==> flow/design.v <==
module alu(
input [31:0] busA,busB,		 
input [3:0]func,		 
output reg[31:0] busC,		 
output [3:0] psr		 
);
wire  neg,zero,ov;		 
wire carry;			 
wire [31:0] addition;		 
wire caover;
assign {caover,addition[30:0]}=busA[30:0]+busB[30:0]; 	 
assign {carry,addition[31]}=busA[31]+busB[31]+caover;	 
assign neg=busC[31];									 
assign ov=caover^carry;									 
assign zero=(busC==0) ? 1 : 0;							 
always@(*)
begin
case(func)
	0:busC=busA&busB;	 
	1:busC=busA|busB;	 
	2:busC=~(busA|busB);	 
	3:busC=addition;	 
	4:busC=busA;		 
	5:busC=busA&busB;	 
	6:busC=busA|busB;	 
	7:busC=~(busA|busB);	 
	8:busC=busA+busB;	 
	9:busC=busA;		 
	10:busC=busA;		 
	11:begin busC[31:13]=19'b0;busC[12:0]=busA[12:0]; end				 
	12:begin busC[12:0]=busA[12:0]; busC[31:13]= (busA[12]==1) ? 19'b1111111111111111111 : 19'b0;end 	 
	13:busC=busA+1'b1;	 
	14:busC=busA+4'b100;	 
	15:busC={busA[31],busA[31],busA[31],busA[31],busA[31],busA[31:5]};		 
	default: busC=busA;
endcase
end
assign psr = {neg,zero,ov,carry};
endmodule
		module barrel_shifter
(
	input [31:0]	data_alu, 	 
	input 		shift_right,		 
	input [4:0]	sa, 	 
	output [31:0]	z 		 
);
wire [31:0] temp_1,temp_2,temp_3,temp_4,temp_5,temp_6,temp_7,temp_8,temp_9,temp_10;
assign temp_1=data_alu<<(16*sa[4]);
assign temp_2=temp_1<<(8*sa[3]);
assign temp_3=temp_2<<(4*sa[2]);
assign temp_4=temp_3<<(2*sa[1]);
assign temp_5=temp_4<<(sa[0]);
assign temp_6=data_alu>>(16*sa[4]);
assign temp_7=temp_6>>(8*sa[3]);
assign temp_8=temp_7>>(4*sa[2]);
assign temp_9=temp_8>>(2*sa[1]);
assign temp_10=temp_9>>(sa[0]);
assign	z= (shift_right==1) ? temp_10 : temp_5;  
endmodule
module control_branch_logic(
input ir13, 
input [3:0] psr, 
input [2:0] cond, 
output reg [1:0] out 
);
parameter Next=2'b00;
parameter Jump=2'b01;
parameter Dec=2'b10;
wire n,z,v,c;
assign {n,z,v,c} = psr;  
always@(*)
	begin
		case(cond)
		0:out=Next;  
		1:if(n==1)
			out=Jump; 
		else
			out=Next;
		2:if(z==1)
			out=Jump; 
		else
			out=Next;
		3:if(v==1)
			out=Jump; 
		else
			out=Next;
		4:if(c==1)
			out=Jump; 
		else
			out=Next;
		5:if(ir13==1)
			out=Jump; 
		else
			out=Next;
		6:out=Jump; 
		7:out=Dec; 
		endcase
	end
endmodule
module control_store (
input rst,
input [10:0]	address,
output reg[40:0] mir 
);
always@(*)
begin
if (rst)
	mir=41'b10000001000000100101010010100000000000000;	
else
begin
	case(address)
0:mir=41'b10000001000000100101010010100000000000000; 
1:mir=41'b00000000000000000000000010111100000000000; 
1152:mir=41'b10010100000000000000100101011011111111111; 
1280:mir=41'b10000001000000001111000010100000000000000; 
1281:mir=41'b10010101001010100001000100000000000000000; 
1282:mir=41'b10000101000010100001000100000000000000000; 
1283:mir=41'b10000001000010100000000100011000000000000; 
1600:mir=41'b00000000000000000000000010110111001000010;
1601:mir=41'b00000010000001000000100001111011111111111;
1602:mir=41'b10010100000000100001000110000000000000000;
1603:mir=41'b00000011000010000000100001111011111111111;
1604:mir=41'b00000000000000000000000010110111001000110;
1605:mir=41'b00000010000001000000100000011011111111111;
1606:mir=41'b10010100000000100001000101100000000000000;
1607:mir=41'b00000011000010000000100000011011111111111;
1608:mir=41'b00000000000000000000000010110111001001010;
1609:mir=41'b00000010000001000000100000111011111111111;
1610:mir=41'b10010100000000100001000101100000000000000;
1611:mir=41'b00000011000010000000100000111011111111111;
1624:mir=41'b00000000000000000000000010110111001011010;
1625:mir=41'b00000010000001000000100001011011111111111;
1626:mir=41'b10010100000000100001000101100000000000000;
1627:mir=41'b00000011000010000000100001011011111111111;
1688:mir=41'b00000000000000000000000010100011010011010;
1689:mir=41'b00000010000001000000100010011011111111111;
1690:mir=41'b10010100000000100001000101100000000000000;
1691:mir=41'b00000011000010000000100010011011111111111;
1760:mir=41'b00000000000000000000000010110111011100010;
1761:mir=41'b00000010000001100000000100011000000000000;
1762:mir=41'b10010100000000100001000110000000000000000;
1763:mir=41'b00000011000010100000000100011000000000000;
1792:mir=41'b00000010000001100001000100010111100000010;
1793:mir=41'b10000101000010000000110010111011111111111;
1794:mir=41'b10010100000000100001000110000000000000000;
1795:mir=41'b00000011000010100001000100011011100000001;
1808:mir=41'b00000010000001100001000100010111100010010;
1809:mir=41'b10010100000000100101000111111000000101000;
40:mir=41'b10010100000000100101000111100000000000000;
41:mir=41'b10010100000000100101000111100000000000000;
42:mir=41'b10010100000000100101000111100000000000000;
43:mir=41'b10010100000000100101000111100000000000000;
44:mir=41'b10000100000001000000001010111011111111111;
1810:mir=41'b10010100000000100001000110000000000000000;
1811:mir=41'b00000011000010100001000100011011100010001;
1088:mir=41'b00000000000000000000000010111000000000010;
1116:mir=41'b00000000000000000000000010111000000000010;
2:mir=41'b10010100000000100001000101000000000000000;
3:mir=41'b10000100000000100001000111100000000000000;
4:mir=41'b10000100000000100001000111100000000000000;
5:mir=41'b10010100000000100101000111100000000000000;
6:mir=41'b10010100000000100101000111100000000000000;
7:mir=41'b10010100000000100101000111100000000000000;
8:mir=41'b10010101001010100101000100010100000001100;
9:mir=41'b10010101001010100101000100010100000001101;
10:mir=41'b10010101001010100101000100001000000001100;
11:mir=41'b00000000000000000000000010111011111111111;
12:mir=41'b10000001000010100000000100011000000000000;
13:mir=41'b10010101001010100101000100010100000010000;
14:mir=41'b00000000000000000000000010110000000001100;
15:mir=41'b00000000000000000000000010111011111111111;
16:mir=41'b00000000000000000000000010110100000010011;
17:mir=41'b00000000000000000000000010100100000001100;
18:mir=41'b00000000000000000000000010111011111111111;
19:mir=41'b00000000000000000000000010101100000001100;
20:mir=41'b00000000000000000000000010111011111111111;
2047:mir=41'b10000000000000100000000111011000000000000;
2046:mir=41'b11111111111111111111111111111111111111111;
default:mir=41'b10000001000000100101010010100000000000000;
endcase
end
	end
endmodule
module csai(
input ack,rst,
input [10:0] actual_addr,
output reg [10:0] next_addr
);
always@(posedge ack)
next_addr <= rst ? 11'd0:actual_addr+11'd1;
endmodule
module decoder(
input[5:0] seleccion,
output reg [37:0] habilitador
);
always@(*)
begin
	case(seleccion)
		0:habilitador=38'b00000000000000000000000000000000000000;
		1:habilitador=38'b00000000000000000000000000000000000010;
		2:habilitador=38'b00000000000000000000000000000000000100;
		3:habilitador=38'b00000000000000000000000000000000001000;
		4:habilitador=38'b00000000000000000000000000000000010000;
		5:habilitador=38'b00000000000000000000000000000000100000;
		6:habilitador=38'b00000000000000000000000000000001000000;
		7:habilitador=38'b00000000000000000000000000000010000000;
		8:habilitador=38'b00000000000000000000000000000100000000;
		9:habilitador=38'b00000000000000000000000000001000000000;
		10:habilitador=38'b00000000000000000000000000010000000000;
		11:habilitador=38'b00000000000000000000000000100000000000;
		12:habilitador=38'b00000000000000000000000001000000000000;
		13:habilitador=38'b00000000000000000000000010000000000000;
		14:habilitador=38'b00000000000000000000000100000000000000;
		15:habilitador=38'b00000000000000000000001000000000000000;
		16:habilitador=38'b00000000000000000000010000000000000000;
		17:habilitador=38'b00000000000000000000100000000000000000;
		18:habilitador=38'b00000000000000000001000000000000000000;
		19:habilitador=38'b00000000000000000010000000000000000000;
		20:habilitador=38'b00000000000000000100000000000000000000;
		21:habilitador=38'b00000000000000001000000000000000000000;
		22:habilitador=38'b00000000000000010000000000000000000000;
		23:habilitador=38'b00000000000000100000000000000000000000;
		24:habilitador=38'b00000000000001000000000000000000000000;
		25:habilitador=38'b00000000000010000000000000000000000000;
		26:habilitador=38'b00000000000100000000000000000000000000;
		27:habilitador=38'b00000000001000000000000000000000000000;
		28:habilitador=38'b00000000010000000000000000000000000000;
		29:habilitador=38'b00000000100000000000000000000000000000;
		30:habilitador=38'b00000001000000000000000000000000000000;
		31:habilitador=38'b00000010000000000000000000000000000000;
		32:habilitador=38'b00000100000000000000000000000000000000;
		33:habilitador=38'b00001000000000000000000000000000000000;
		34:habilitador=38'b00010000000000000000000000000000000000;
		35:habilitador=38'b00100000000000000000000000000000000000;
		36:habilitador=38'b01000000000000000000000000000000000000;
		37:habilitador=38'b10000000000000000000000000000000000000;
		default:habilitador=38'b00000000000000000000000000000000000000;
	endcase
end
endmodule
module m_mir(
input clk,rst,
input [40:0] in_mir, 
output reg [40:0] out_mir 
);
parameter Reset=0; 	 
parameter [40:0] Refresh=1;	 
parameter rst_mir=41'b10000001000000100101010010100000000000000; 
reg rState,sState;	 
	always@(posedge clk)
	if (rst) rState <= Reset;
	else rState <= sState;
	always @ (*)
	case (rState)
	Reset:sState=Refresh;
	Refresh:sState=Refresh; 
	default: sState = Reset;
	endcase
	always@(posedge clk)
	if (rst) out_mir<=rst_mir;
	else
	case(sState)
	Reset:begin out_mir<=rst_mir; end
	Refresh:begin out_mir<=in_mir;end
	default:begin out_mir<=rst_mir;end
	endcase
endmodule
module multiplexor #(
parameter N=4,  
parameter M=8,  
parameter P=2   
)
(
input [P-1:0]selection, 
input[M*N-1:0] datain, 
output [M-1:0] dataout 
);
wire [31:0] temp; 
assign temp= datain>>(M*selection);
assign dataout= temp;
endmodule
module mux_csa(
input [10:0] in_a, in_b, in_c,in_d, 
input [1:0]  select, 
output [10:0] out 
);
assign out=(select==2'b00)?in_a:(select==2'b01)?in_b:(select==2'b10)?in_c:in_d;
endmodule
module mux_instruction_selector #(
	parameter M=6, 
	parameter N=1 
)
(
input [N-1:0]selection,
input [M-2:0] data_1, 
input [M-1:0] data_0,
output [M-1:0] z
);
assign z=(selection==1)? data_1:data_0;
endmodule
module psr(
input ccsignal,n,z,v,c,clk,rst, 
output reg nout,zout,vout,cout
);
parameter [1:0] Reset=2'b00;  
parameter [1:0] Wait=2'b01; 
parameter [1:0] Refresh=2'b10; 
reg [1:0] rState,sState; 
	always@(posedge clk)
	if (rst) rState <= Reset;
	else rState <= sState;
	always @ (*)
	case (rState)
	Reset: sState= (!rst) ? Wait:Reset ;
	Wait:begin sState= (rst) ? Reset:(!ccsignal) ? Refresh: Wait; end
	Refresh:begin sState= rst ? Reset : ccsignal ? Wait : Refresh; end
	default: sState = Reset;
	endcase
	always@(posedge clk)
	if (rst) begin nout<=0;vout<=0;zout<=0;cout<=0;end
	else
	case(sState)
	Reset:begin nout<=0;vout<=0;zout<=0;cout<=0;end
	Wait:begin nout<=nout;vout<=vout;zout<=zout;cout<=cout;end
	Refresh:begin nout<=n;vout<=v;zout<=z;cout<=c;end
	default:begin nout<=nout;vout<=vout;zout<=zout;cout<=cout;end
	endcase
endmodule
module registro (
	input clk,writer,rst,
	input [31:0] datain,
	output [31:0] dataout
);
reg [31:0] datareg;
	assign dataout=datareg;
always@(posedge clk)
begin
	if(rst)
	 datareg<=0;
	else if(writer)
	 datareg<=datain;
end
endmodule
module shifter
(
	input[31:0]	data_alu,
	input[4:0]	bus_b,
	input[3:0]	func,
	output [31:0]z	
);
wire [4:0] w_sa;
wire w_shift_right;
shifter_control sc(
.func(func),
.bus_b(bus_b[4:0]),
.shift_right(w_shift_right),
.sa(w_sa)
);
barrel_shifter bs(
.data_alu(data_alu),
.shift_right(w_shift_right),
.sa(w_sa),
.z(z)
);
endmodule
module shifter_control 
(
	input [3:0]	func,  
	input [4:0]	bus_b,  
	output reg	shift_right,  
	output reg[4:0] sa  
);
always@(*)
begin
	case(func)
	4: 	 begin shift_right=1'b1; sa=bus_b; end 
	9: 	 begin shift_right=1'b0; sa=2; end 
	10:	 begin shift_right=1'b0; sa=10; end 
	default: begin shift_right=1'b0; sa=0; end 
	endcase
end
endmodule
module control_section(
input clk,rst,
input [31:0] ir,
input [3:0] w_psr,  
output [40:0]mir
);
wire [40:0] w_mir,w_mir_in;
wire [10:0] w_ir_addr;
wire [10:0] 
	    w_next_addr, 
	    w_cs_addr; 
wire w_ir13;  
wire [2:0] w_cond;  
wire [1:0] w_sel_csa;  
assign w_ir13=ir[13];
assign w_cond=w_mir[13:11];
assign w_ir_addr={1'b1,ir[31:30],ir[24:19],2'b00};
assign mir=w_mir;
csai csai(
.actual_addr(w_cs_addr),
.ack(clk),
.rst(rst),
.next_addr(w_next_addr)
);
control_branch_logic cbl(
.ir13(w_ir13),
.psr(w_psr),
.cond(w_cond),
.out(w_sel_csa)
);
mux_csa csa_m(
.select(w_sel_csa),
.in_a(w_next_addr),
.in_b(w_mir[10:0]),
.in_c(w_ir_addr),
.in_d(0),
.out(w_cs_addr)
);
control_store cs(
.rst(rst),
.mir(w_mir_in),
.address(w_cs_addr)
);
m_mir mmir(
.in_mir(w_mir_in),
.clk(clk),
.rst(rst),
.out_mir(w_mir)
);
endmodule
module datapath #(
parameter R=16  
)
(
input clk,rst,
input [40:0] mir,
input [31:0] data_MM,  
output [31:0]	w_ir,
		busA,
		busB,
output [7:0] data,
output [3:0] w_psr
);
wire [5:0]	w_mux_a,    
		w_mux_b,    
		w_dec_c;    
wire [3:0]	w_flags;      
wire [31:0]	w_bus_a,
		w_data_alu,
		w_data_shifter,
		w_bus_b,
		w_bus_c;      
wire [37:0]		w_writer;   
wire [(32*(R+6)-1):0] 	w_data_reg;  
wire [31:0]		w_data_ir;   
wire [4:0]		w_auxiliar_a,
			w_auxiliar_b; 
assign w_data_reg[(R+6)*32-1:(R+5)*32]=w_data_ir;
assign w_ir=w_data_ir;
assign busA = w_bus_a;
assign busB = w_bus_b;
assign w_data_reg[31:0] = 0;
	registro reg_1(
		.rst(rst),			
		.clk(clk),
		.writer(w_writer[1]),
		.datain(w_bus_c),
		.dataout(w_data_reg[32*(2)-1:32*(1)])
		);
	registro reg_2(
		.rst(rst),			
		.clk(clk),
		.writer(w_writer[2]),
		.datain(w_bus_c),
		.dataout(w_data_reg[32*(3)-1:32*(2)])
		);
	registro reg_3(
		.rst(rst),			
		.clk(clk),
		.writer(w_writer[3]),
		.datain(w_bus_c),
		.dataout(w_data_reg[32*(4)-1:32*(3)])
		);
	registro reg_4(
		.rst(rst),			
		.clk(clk),
		.writer(w_writer[4]),
		.datain(w_bus_c),
		.dataout(w_data_reg[32*(5)-1:32*(4)])
		);
	registro reg_5(
		.rst(rst),			
		.clk(clk),
		.writer(w_writer[5]),
		.datain(w_bus_c),
		.dataout(w_data_reg[32*(6)-1:32*(5)])
		);
	registro reg_6(
		.rst(rst),			
		.clk(clk),
		.writer(w_writer[6]),
		.datain(w_bus_c),
		.dataout(w_data_reg[32*(7)-1:32*(6)])
		);
	registro reg_7(
		.rst(rst),			
		.clk(clk),
		.writer(w_writer[7]),
		.datain(w_bus_c),
		.dataout(w_data_reg[32*(8)-1:32*(7)])
		);
	registro reg_8(
		.rst(rst),			
		.clk(clk),
		.writer(w_writer[8]),
		.datain(w_bus_c),
		.dataout(w_data_reg[32*(9)-1:32*(8)])
		);
	registro reg_9(
		.rst(rst),			
		.clk(clk),
		.writer(w_writer[9]),
		.datain(w_bus_c),
		.dataout(w_data_reg[32*(10)-1:32*(9)])
		);
	registro reg_10(
		.rst(rst),			
		.clk(clk),
		.writer(w_writer[10]),
		.datain(w_bus_c),
		.dataout(w_data_reg[32*(11)-1:32*(10)])
		);
	registro reg_11(
		.rst(rst),			
		.clk(clk),
		.writer(w_writer[11]),
		.datain(w_bus_c),
		.dataout(w_data_reg[32*(12)-1:32*(11)])
		);
	registro reg_12(
		.rst(rst),			
		.clk(clk),
		.writer(w_writer[12]),
		.datain(w_bus_c),
		.dataout(w_data_reg[32*(13)-1:32*(12)])
		);
	registro reg_13(
		.rst(rst),			
		.clk(clk),
		.writer(w_writer[13]),
		.datain(w_bus_c),
		.dataout(w_data_reg[32*(14)-1:32*(13)])
		);
	registro reg_14(
		.rst(rst),			
		.clk(clk),
		.writer(w_writer[14]),
		.datain(w_bus_c),
		.dataout(w_data_reg[32*(15)-1:32*(14)])
		);
	registro reg_15(
		.rst(rst),			
		.clk(clk),
		.writer(w_writer[15]),
		.datain(w_bus_c),
		.dataout(w_data_reg[32*(16)-1:32*(15)])
		);
	registro pc(
		.rst(rst),
		.clk(clk),
		.writer(w_writer[R+16]),
		.datain(w_bus_c),
		.dataout(w_data_reg[32*(R+1)-1:32*(R)])
		);
	registro temp_0(
		.rst(rst),
		.clk(clk),
		.writer(w_writer[R+1+16]),
		.datain(w_bus_c),
		.dataout(w_data_reg[32*(R+2)-1:32*(R+1)])
		);
	registro temp_1(
		.rst(rst),
		.clk(clk),
		.writer(w_writer[R+2+16]),
		.datain(w_bus_c),
		.dataout(w_data_reg[32*(R+3)-1:32*(R+2)])
		);
	registro temp_2(
		.rst(rst),
		.clk(clk),
		.writer(w_writer[R+3+16]),
		.datain(w_bus_c),
		.dataout(w_data_reg[32*(R+4)-1:32*(R+3)])
		);
	registro temp_3(
		.rst(rst),
		.clk(clk),
		.writer(w_writer[R+4+16]),
		.datain(w_bus_c),
		.dataout(w_data_reg[32*(R+5)-1:32*(R+4)])
		);
	registro ir(
		.rst(rst),	
		.clk(clk),
		.writer(w_writer[R+5+16]),
		.datain(w_bus_c),
		.dataout(w_data_ir)
		);
	mux_instruction_selector #(.M(6)) mux_is_a(
		.selection(mir[34]),
		.data_0(mir[40:35]), 
		.data_1(w_data_ir[18:14]),  
		.z(w_mux_a)
	);
	mux_instruction_selector #(.M(6)) mux_is_b(
		.selection(mir[27]),
		.data_0(mir[33:28]),
		.data_1(w_data_ir[4:0]),  
		.z(w_mux_b)
	);
	mux_instruction_selector #(.M(6)) mux_is_c(
		.selection(mir[20]),
		.data_0(mir[26:21]),
		.data_1(w_data_ir[29:25]),  
		.z(w_dec_c)
	);
	assign w_auxiliar_a = (w_mux_a<16) ? w_mux_a : w_mux_a-6'b010000;
	assign w_auxiliar_b = (w_mux_b<16) ? w_mux_b : w_mux_b-6'b010000;
	multiplexor #(
		.N(22),  
		.M(32),  
		.P(5)    
		)
	selectionA(
		.selection(w_auxiliar_a),
		.datain(w_data_reg),
		.dataout(w_bus_a)
		);
	multiplexor #(
		.N(22),  
		.M(32),  
		.P(5)    
		)
	selectionB(
		.selection(w_auxiliar_b),
		.datain(w_data_reg),
		.dataout(w_bus_b)
		);
	multiplexor #(
		.N(2),  
		.M(32),  
		.P(1)    
		)
	selectionC(
		.selection(mir[19]),
		.datain({data_MM,w_data_shifter}),
		.dataout(w_bus_c)
		);
	decoder dec_c(
		.seleccion(w_dec_c),
		.habilitador(w_writer)
		);
	alu alu_1(
		.busA(w_bus_a),
		.busB(w_bus_b), 
		.func(mir[17:14]), 
		.busC(w_data_alu), 
		.psr(w_flags) 
		);
	psr psr(
		.clk(clk),
		.rst(rst),
		.ccsignal(mir[17]|mir[16]),
		.n(w_flags[3]),
		.z(w_flags[2]),
		.v(w_flags[1]),
		.c(w_flags[0]),
		.nout(w_psr[3]),
		.zout(w_psr[2]),
		.vout(w_psr[1]),
		.cout(w_psr[0])
		);
	shifter shift(
	.data_alu(w_data_alu),
	.bus_b(w_bus_b[4:0]),
	.func(mir[17:14]),
	.z(w_data_shifter)
	);
assign data=w_data_reg[32*(3)+7:32*(3)];
endmodule
module arc_core (
	input         clk,
	input         rst,         
	input  [31:0] mem_rdata,   
	output [31:0] mem_addr,    
	output [31:0] mem_wdata,   
	output        mem_rd,
	output        mem_wr
);
wire [31:0] w_ir;
wire [40:0] w_mir;
wire [3:0]  w_psr;
wire [31:0] w_bus_a, w_bus_b;
wire [7:0]  w_data_unused;
	control_section cs(
		.rst(rst),
		.clk(clk),
		.ir(w_ir),
		.w_psr(w_psr),
		.mir(w_mir)
		);
	datapath dapa (
		.rst(rst),
		.clk(clk),
		.mir(w_mir),
		.data_MM(mem_rdata),
		.w_psr(w_psr),
		.w_ir(w_ir),
		.busA(w_bus_a),
		.busB(w_bus_b),
		.data(w_data_unused)
		);
assign mem_addr  = w_bus_a;
assign mem_wdata = w_bus_b;
assign mem_rd    = w_mir[19];
assign mem_wr    = w_mir[18];
endmodule
# --- Step by step through the tools: arc_core ---
# Tool output for the design above, in the order of the flow.
# Line numbers count from 1 in the design file above.
inputs:
  design: "arc_core"
  clock_port: "clk"
  library: "sky130hd"
  pvt_corner: "tt_025C_1v80"

# --- Elaborated design ---
# Source: Yosys, flattened and elaborated, memories not mapped. Widths are those after wreduce. Registers that Yosys merges into a memory's read port (data or address) are not register bits. Print and check cells do not count. Equal cells are merged and count once.
# Memory sizes are those after Yosys's memory passes, which may raise the word count (mostly to a power of two), join words into wider ones and drop unused or constant bits.
bits:
  clocked_rd_ports_x_width: 0
  mem_bits_rw: 0
  elab_cells: 201
  out_inout_bits: 66
  inputBits: 34
  mem_count: 1
  mem_bits_ro: 2368
  register_bits: 730
  latch_bits: 0
classes:
  cmp: 2
  bitwise: 5
  n_addsub: 9
  n_eq: 93
  reduce_and_logical: 20
  div: 0
  multipliers: 0
  shifts: 13
  mux: 30
memory_table:
  columns: ["name", "size", "word_bits", "read_ports", "write_ports", "line", "source"]
  rows:
  - ["(name not given)", 64, 37, 1, 0, 198, "case(seleccion)"]
ops:
  columns: ["operator", "n"]
  rows:
  - ["41-bit parallel mux with 48-bit select", 1]
  - ["704-bit by 10-bit right shift with 32-bit output", 2]
  - ["11-bit equality test with constant B", 41]
  - ["19-bit parallel mux with 11-bit select", 1]
  - ["13-bit parallel mux with 9-bit select", 1]
  - ["11-bit by 4-bit equality test with 1-bit output with constant B", 8]
  - ["64-bit by 6-bit right shift with 32-bit output", 1]
  - ["11-bit by 5-bit equality test with 1-bit output with constant B", 5]
  - ["11-bit by 6-bit equality test with 1-bit output with constant B", 5]
  - ["11-bit by 3-bit equality test with 1-bit output with constant B", 4]
  - ["11-bit two-way mux", 3]
  - ["31-bit by 31-bit adder with 32-bit output", 1]
  - ["32-bit by 1-bit adder with 32-bit output with constant B", 1]
  - ["32-bit by 1-bit << shifter with 32-bit output", 1]
  - ["32-bit by 1-bit right shift with 32-bit output", 1]
  - ["32-bit by 2-bit << shifter with 32-bit output", 1]
  - ["32-bit by 2-bit right shift with 32-bit output", 1]
  - ["32-bit by 3-bit adder with 32-bit output with constant B", 1]
  - ["32-bit by 3-bit << shifter with 32-bit output", 1]
  - ["32-bit by 3-bit right shift with 32-bit output", 1]
  - ["32-bit adder", 1]
  - ["32-bit bitwise AND", 1]
  - ["32-bit OR", 1]
  - ["32-bit by 4-bit << shifter with 32-bit output", 1]
  - ["32-bit by 4-bit right shift with 32-bit output", 1]
  - ["32-bit by 5-bit << shifter with 32-bit output", 1]
  - ["32-bit by 5-bit right shift with 32-bit output", 1]
  - ["32-bit inverter", 1]
# Not listed: further kinds 38, cells in them 83.

# --- Logic depth ---
# Depth = most cells in a row (Yosys ltp): at word level without a register or memory, in the mapped netlist without a sequential cell, where the memories' decode and read muxes count.
depth:
  word_depth: 14
  abc_area: 0
  depth_mapped: 38
  ltp_nobuf: 29

# --- Netlist ---
# Source: synth_stat.txt of the flow (Yosys; design flattened, memories mapped). It holds for the ABC_AREA given above (unset counts as 0); a run with the other value may have another netlist.
synth_totals:
  seqArea_um2: 13633.1
  buf_cells: 538
  cell_count: 5876
  flip_flops: 681
  area_um2: 44594.0
by_type:
  columns: ["cell_type", "n", "area_total_um2"]
  rows:
  - ["sky130_fd_sc_hd__dfxtp_1", 681, 1.36E+04]
  - ["sky130_fd_sc_hd__nand3_1", 837, 4.19E+03]
  - ["sky130_fd_sc_hd__nand2_1", 914, 3430.79]
  - ["sky130_fd_sc_hd__o21ai_0", 448, 2242.15]
  - ["sky130_fd_sc_hd__mux2i_1", 216, 2.16E+03]
  - ["sky130_fd_sc_hd__clkbuf_1", 352, 1.32E+03]
  - ["sky130_fd_sc_hd__a21oi_1", 215, 1.08E+03]
  - ["sky130_fd_sc_hd__o31ai_1", 129, 968.429]
  - ["sky130_fd_sc_hd__nor2_1", 239, 897.11]
  - ["sky130_fd_sc_hd__ha_1", 70, 875.84]
  - ["sky130_fd_sc_hd__a21o_1", 110, 825.792]
  - ["sky130_fd_sc_hd__o21ai_1", 140, 700.672]
  - ["sky130_fd_sc_hd__and3_1", 110, 688.16]
  - ["sky130_fd_sc_hd__mux4_2", 24, 540.518]
  - ["sky130_fd_sc_hd__a211oi_1", 67, 502.982]
  - ["sky130_fd_sc_hd__a221oi_1", 55, 481.712]
  - ["sky130_fd_sc_hd__buf_2", 81, 405.389]
  - ["sky130_fd_sc_hd__o211ai_1", 54, 405.389]
# Other cell types: 122; their cells: 1134.
# The figures by module come from a second, unflattened synthesis with its own total; it is not the netlist above.
hier_totals:
  hier_cells: 5124
  area_unflattened_um2: 50581.0
# Each row is one instance without its submodules.
by_module:
  columns: ["mod", "seq_area_um2", "area_um2", "n_cells", "n_inst"]
  rows:
  - ["registro", 640.6, 1163.6, 103, 21]
  - ["multiplexor", 0.0, 5886.9, 511, 2]
  - ["alu", 0.0, 5512.8, 853, 1]
  - ["barrel_shifter", 0.0, 3533.4, 469, 1]
  - ["control_store", 0.0, 2006.9, 311, 1]
  - ["m_mir", 820.8, 1103.6, 86, 1]
  - ["multiplexor", 0.0, 544.3, 36, 1]
  - ["csai", 220.2, 455.4, 48, 1]
  - ["decoder", 0.0, 331.6, 61, 1]
  - ["mux_csa", 0.0, 267.8, 13, 1]
  - ["psr", 140.1, 234.0, 19, 1]
  - ["mux_instruction_selector (M=6)", 0.0, 65.1, 6, 3]
  - ["shifter_control", 0.0, 96.3, 10, 1]
  - ["control_branch_logic", 0.0, 60.1, 9, 1]
# Further modules, not shown: 4.

# --- Timing after synthesis ---
# OpenSTA on the mapped netlist: ideal clock, no wires. The path of least setup slack (recovery checks aside). Input and output delay are each 20% of the period. Register names are those of the netlist, which keeps one name where synthesis merged equal registers.
synth_timing:
  path_type: "register to register"
  startpoint: "register cs.mmir.out_mir[39]"
  endpoint: "register dapa.reg_9.datareg[17]"
  t_first_pin_ns: 0.000
  clock_period_ns: 12.0
  delay_ns: 8.055
  stages: 36
  slack_ns: 3.945
  setup_ns: 0.127
  required_ns: 11.873
  path_buffers: 9
  arrival_time_ns: 7.928
  synth_period_reached_ns: 8.055
# "delay_ns" is the arrival time less input delay plus setup time.
# "stages" counts driving pins, that of a launching flip-flop among them; a cell with two outputs on the path counts twice.
# "synth_period_reached_ns" is the clock period less the worst setup slack; recovery checks do not enter. This is arithmetic on one report: input and output delays are still those of the set period (20% each).
# At most two assigning lines are given for a register; there are more.
synth_between:
  path_cell_list: "sky130_fd_sc_hd__dfxtp_1 -> sky130_fd_sc_hd__buf_2 -> sky130_fd_sc_hd__buf_4 -> sky130_fd_sc_hd__buf_2 -> sky130_fd_sc_hd__mux2_2 -> sky130_fd_sc_hd__buf_4 -> sky130_fd_sc_hd__clkbuf_1 -> sky130_fd_sc_hd__buf_1 -> sky130_fd_sc_hd__buf_1 -> sky130_fd_sc_hd__buf_1 -> sky130_fd_sc_hd__nand2_1 -> sky130_fd_sc_hd__nand3_1 -> sky130_fd_sc_hd__a21oi_1 -> sky130_fd_sc_hd__o41ai_1 -> sky130_fd_sc_hd__ha_1 -> sky130_fd_sc_hd__nand3_1 -> sky130_fd_sc_hd__nand4b_1 -> sky130_fd_sc_hd__a211o_1 -> sky130_fd_sc_hd__a21oi_1 -> sky130_fd_sc_hd__o211ai_1 -> sky130_fd_sc_hd__a21boi_0 -> sky130_fd_sc_hd__o21a_1 -> sky130_fd_sc_hd__nor2_1 -> sky130_fd_sc_hd__fa_1 -> sky130_fd_sc_hd__o221a_2 -> sky130_fd_sc_hd__nand2_1 -> sky130_fd_sc_hd__a211oi_1 -> sky130_fd_sc_hd__a32oi_1 -> sky130_fd_sc_hd__o31ai_1 -> sky130_fd_sc_hd__mux2i_4 -> sky130_fd_sc_hd__mux2i_2 -> sky130_fd_sc_hd__o22ai_1 -> sky130_fd_sc_hd__o21bai_1 -> sky130_fd_sc_hd__a311oi_2 -> sky130_fd_sc_hd__buf_2 -> sky130_fd_sc_hd__o21ai_0"
synth_rtl:
  columns: ["item", "line", "source"]
  rows:
  - ["from (decl)", 244, "output reg [40:0] out_mir"]
  - ["from (assign)", 260, "if (rst) out_mir<=rst_mir;"]
  - ["from (assign)", 263, "Reset:begin out_mir<=rst_mir; end"]
  - ["to (assign)", 339, "datareg<=0;"]
  - ["to (assign)", 341, "datareg<=datain;"]
  - ["to (decl)", 334, "reg [31:0] datareg;"]
# Chain of elaborated cells between the ends: none given.
# Some nets on the timed path still bear RTL names; the line given drives or declares the net.
synth_nets:
  columns: ["net", "line", "source"]
  rows:
  - ["mem_wdata[10]", 279, "assign temp= datain>>(M*selection);"]

# --- Timing after layout ---
# Path of least setup slack in the final report of run B (OpenROAD, finished layout, wires in). Where an end is a register, its clock arrival counts in the times.
layout_timing:
  path_type: "register to register"
  startpoint: "register cs.mmir.out_mir[39]"
  endpoint: "register dapa.reg_6.datareg[26]"
  clock_period_ns: 12.0
  stages: 29
  arrival_time_ns: 11.19
  required_ns: 12.56
  slack_ns: 1.37
  path_buffers: 1
  t_first_pin_ns: 0.63
  setup_ns: 0.08
# At most two assigning lines are given for a register; there are more.
layout_between:
  path_cell_list: "sky130_fd_sc_hd__dfxtp_1 -> sky130_fd_sc_hd__buf_4 -> sky130_fd_sc_hd__mux2_8 -> sky130_fd_sc_hd__mux4_2 -> sky130_fd_sc_hd__nor2b_1 -> sky130_fd_sc_hd__a211oi_1 -> sky130_fd_sc_hd__nand2_1 -> sky130_fd_sc_hd__ha_1 -> sky130_fd_sc_hd__a21o_1 -> sky130_fd_sc_hd__a311oi_1 -> sky130_fd_sc_hd__o21ai_0 -> sky130_fd_sc_hd__o31ai_1 -> sky130_fd_sc_hd__a21oi_1 -> sky130_fd_sc_hd__o211ai_1 -> sky130_fd_sc_hd__a21boi_0 -> sky130_fd_sc_hd__o21a_1 -> sky130_fd_sc_hd__nor2_1 -> sky130_fd_sc_hd__fa_1 -> sky130_fd_sc_hd__o221a_2 -> sky130_fd_sc_hd__nand2_1 -> sky130_fd_sc_hd__a211oi_1 -> sky130_fd_sc_hd__a32oi_1 -> sky130_fd_sc_hd__o31ai_1 -> sky130_fd_sc_hd__mux2i_4 -> sky130_fd_sc_hd__mux2i_2 -> sky130_fd_sc_hd__o22ai_1 -> sky130_fd_sc_hd__a211oi_1 -> sky130_fd_sc_hd__a211o_1 -> sky130_fd_sc_hd__o21ai_0"
layout_rtl:
  columns: ["item", "line", "source"]
  rows:
  - ["from (decl)", 244, "output reg [40:0] out_mir"]
  - ["from (assign)", 260, "if (rst) out_mir<=rst_mir;"]
  - ["from (assign)", 263, "Reset:begin out_mir<=rst_mir; end"]
  - ["to (assign)", 339, "datareg<=0;"]
  - ["to (assign)", 341, "datareg<=datain;"]
  - ["to (decl)", 334, "reg [31:0] datareg;"]
# Chain of elaborated cells between the ends: none given.

# Settings and measured results of 6 stored flow runs for module arc_core (sky130hd), not sorted in any way. The constraints put input and output delay at 20% of the set period each and load the outputs with 0.01 pF.
# "period_reached_ns": clock period set for the run, less the worst setup slack. It is reckoned from that one timing run; input and output delays stay at 20% of the period that was set.
# "worst_path_time_ns" is the time allowed to the run's worst setup path (the clock period less input and output delay, where it has them) less its slack. Clock arrival times count: a late capture clock shortens it, a late launch clock lengthens it.
# "final_power_uw" rests on the timing tool's default activity at the inputs, not on a simulated workload.
runs:
  - name: "run A"
    settings:
      ABC_AREA: 1
      CELL_PAD_IN_SITES_DETAIL_PLACEMENT: 1
      CELL_PAD_IN_SITES_GLOBAL_PLACEMENT: 2
      GPL_TIMING_DRIVEN: 0
      MIN_ROUTING_LAYER: "met2"
      period_ns: 12.0
      CAP_MARGIN: 20
      CORE_MARGIN: 2
      CORE_UTILIZATION: 40
      SLEW_MARGIN: 20
    outcome: "not finished: routing ended with error GRT-0116"
  - name: "run B"
    settings:
      CAP_MARGIN: 25
      CORE_MARGIN: 3
      CORE_UTILIZATION: 40
      GPL_ROUTABILITY_DRIVEN: 0
      period_ns: 12.0
      SLEW_MARGIN: 20
    results:
      yosys.chip_area_um2: 44594.0
      die_footprint_um2: 115529.0
      final_cell_area_um2: 49281.0
      utilization_frac: 0.449
      worst_setup_slack_ns: 1.367
      total_negative_slack_ns: 0.000
      hold_worst_slack_ns: 0.468
      final_power_uw: 6950
      period_reached_ns: 10.633
      worst_path_time_ns: 10.63
      path_kind: "register to register"
  - name: "run C"
    settings:
      ABC_AREA: 1
      CAP_MARGIN: 0
      CELL_PAD_IN_SITES_DETAIL_PLACEMENT: 0
      CELL_PAD_IN_SITES_GLOBAL_PLACEMENT: 3
      CTS_CLUSTER_SIZE: 64
      GPL_TIMING_DRIVEN: 0
      MIN_ROUTING_LAYER: "met2"
      PLACE_DENSITY_LB_ADDON: 0.14
      SETUP_SLACK_MARGIN: 3.36
      TNS_END_PERCENT: 15
      period_ns: 12.0
      CORE_MARGIN: 2
      CORE_UTILIZATION: 40
      SLEW_MARGIN: 20
    outcome: "not finished: placement ended with error FLW-0024"
  - name: "run D"
    settings:
      CELL_PAD_IN_SITES_DETAIL_PLACEMENT: 2
      CORE_UTILIZATION: 50
      CTS_CLUSTER_DIAMETER: 314
      GPL_TIMING_DRIVEN: 1
      PLACE_DENSITY_LB_ADDON: 0.21
      TNS_END_PERCENT: 5
      period_ns: 8.46
      CAP_MARGIN: 20
      CORE_MARGIN: 2
      SLEW_MARGIN: 20
    outcome: "not finished: placement ended with error DPL-0033"
  - name: "run E"
    settings:
      CORE_UTILIZATION: 40
      period_ns: 11.3
      CAP_MARGIN: 20
      CORE_MARGIN: 2
      SLEW_MARGIN: 20
    results:
      yosys.chip_area_um2: 44594.0
      die_footprint_um2: 114173.0
      final_cell_area_um2: 49601.3
      utilization_frac: 0.448
      worst_setup_slack_ns: 0.916
      total_negative_slack_ns: 0.000
      hold_worst_slack_ns: 0.468
      final_power_uw: 7542
      period_reached_ns: 10.384
      worst_path_time_ns: 10.38
      path_kind: "register to register"
  - name: "run F"
    settings:
      CORE_UTILIZATION: 31
      period_ns: 11.3
      CAP_MARGIN: 20
      CORE_MARGIN: 2
      SLEW_MARGIN: 20
    results:
      yosys.chip_area_um2: 44594.0
      die_footprint_um2: 146900.0
      final_cell_area_um2: 49894.1
      utilization_frac: 0.349
      worst_setup_slack_ns: 1.034
      total_negative_slack_ns: 0.000
      hold_worst_slack_ns: 0.457
      final_power_uw: 7426
      period_reached_ns: 10.266
      worst_path_time_ns: 10.27
      path_kind: "register to register"
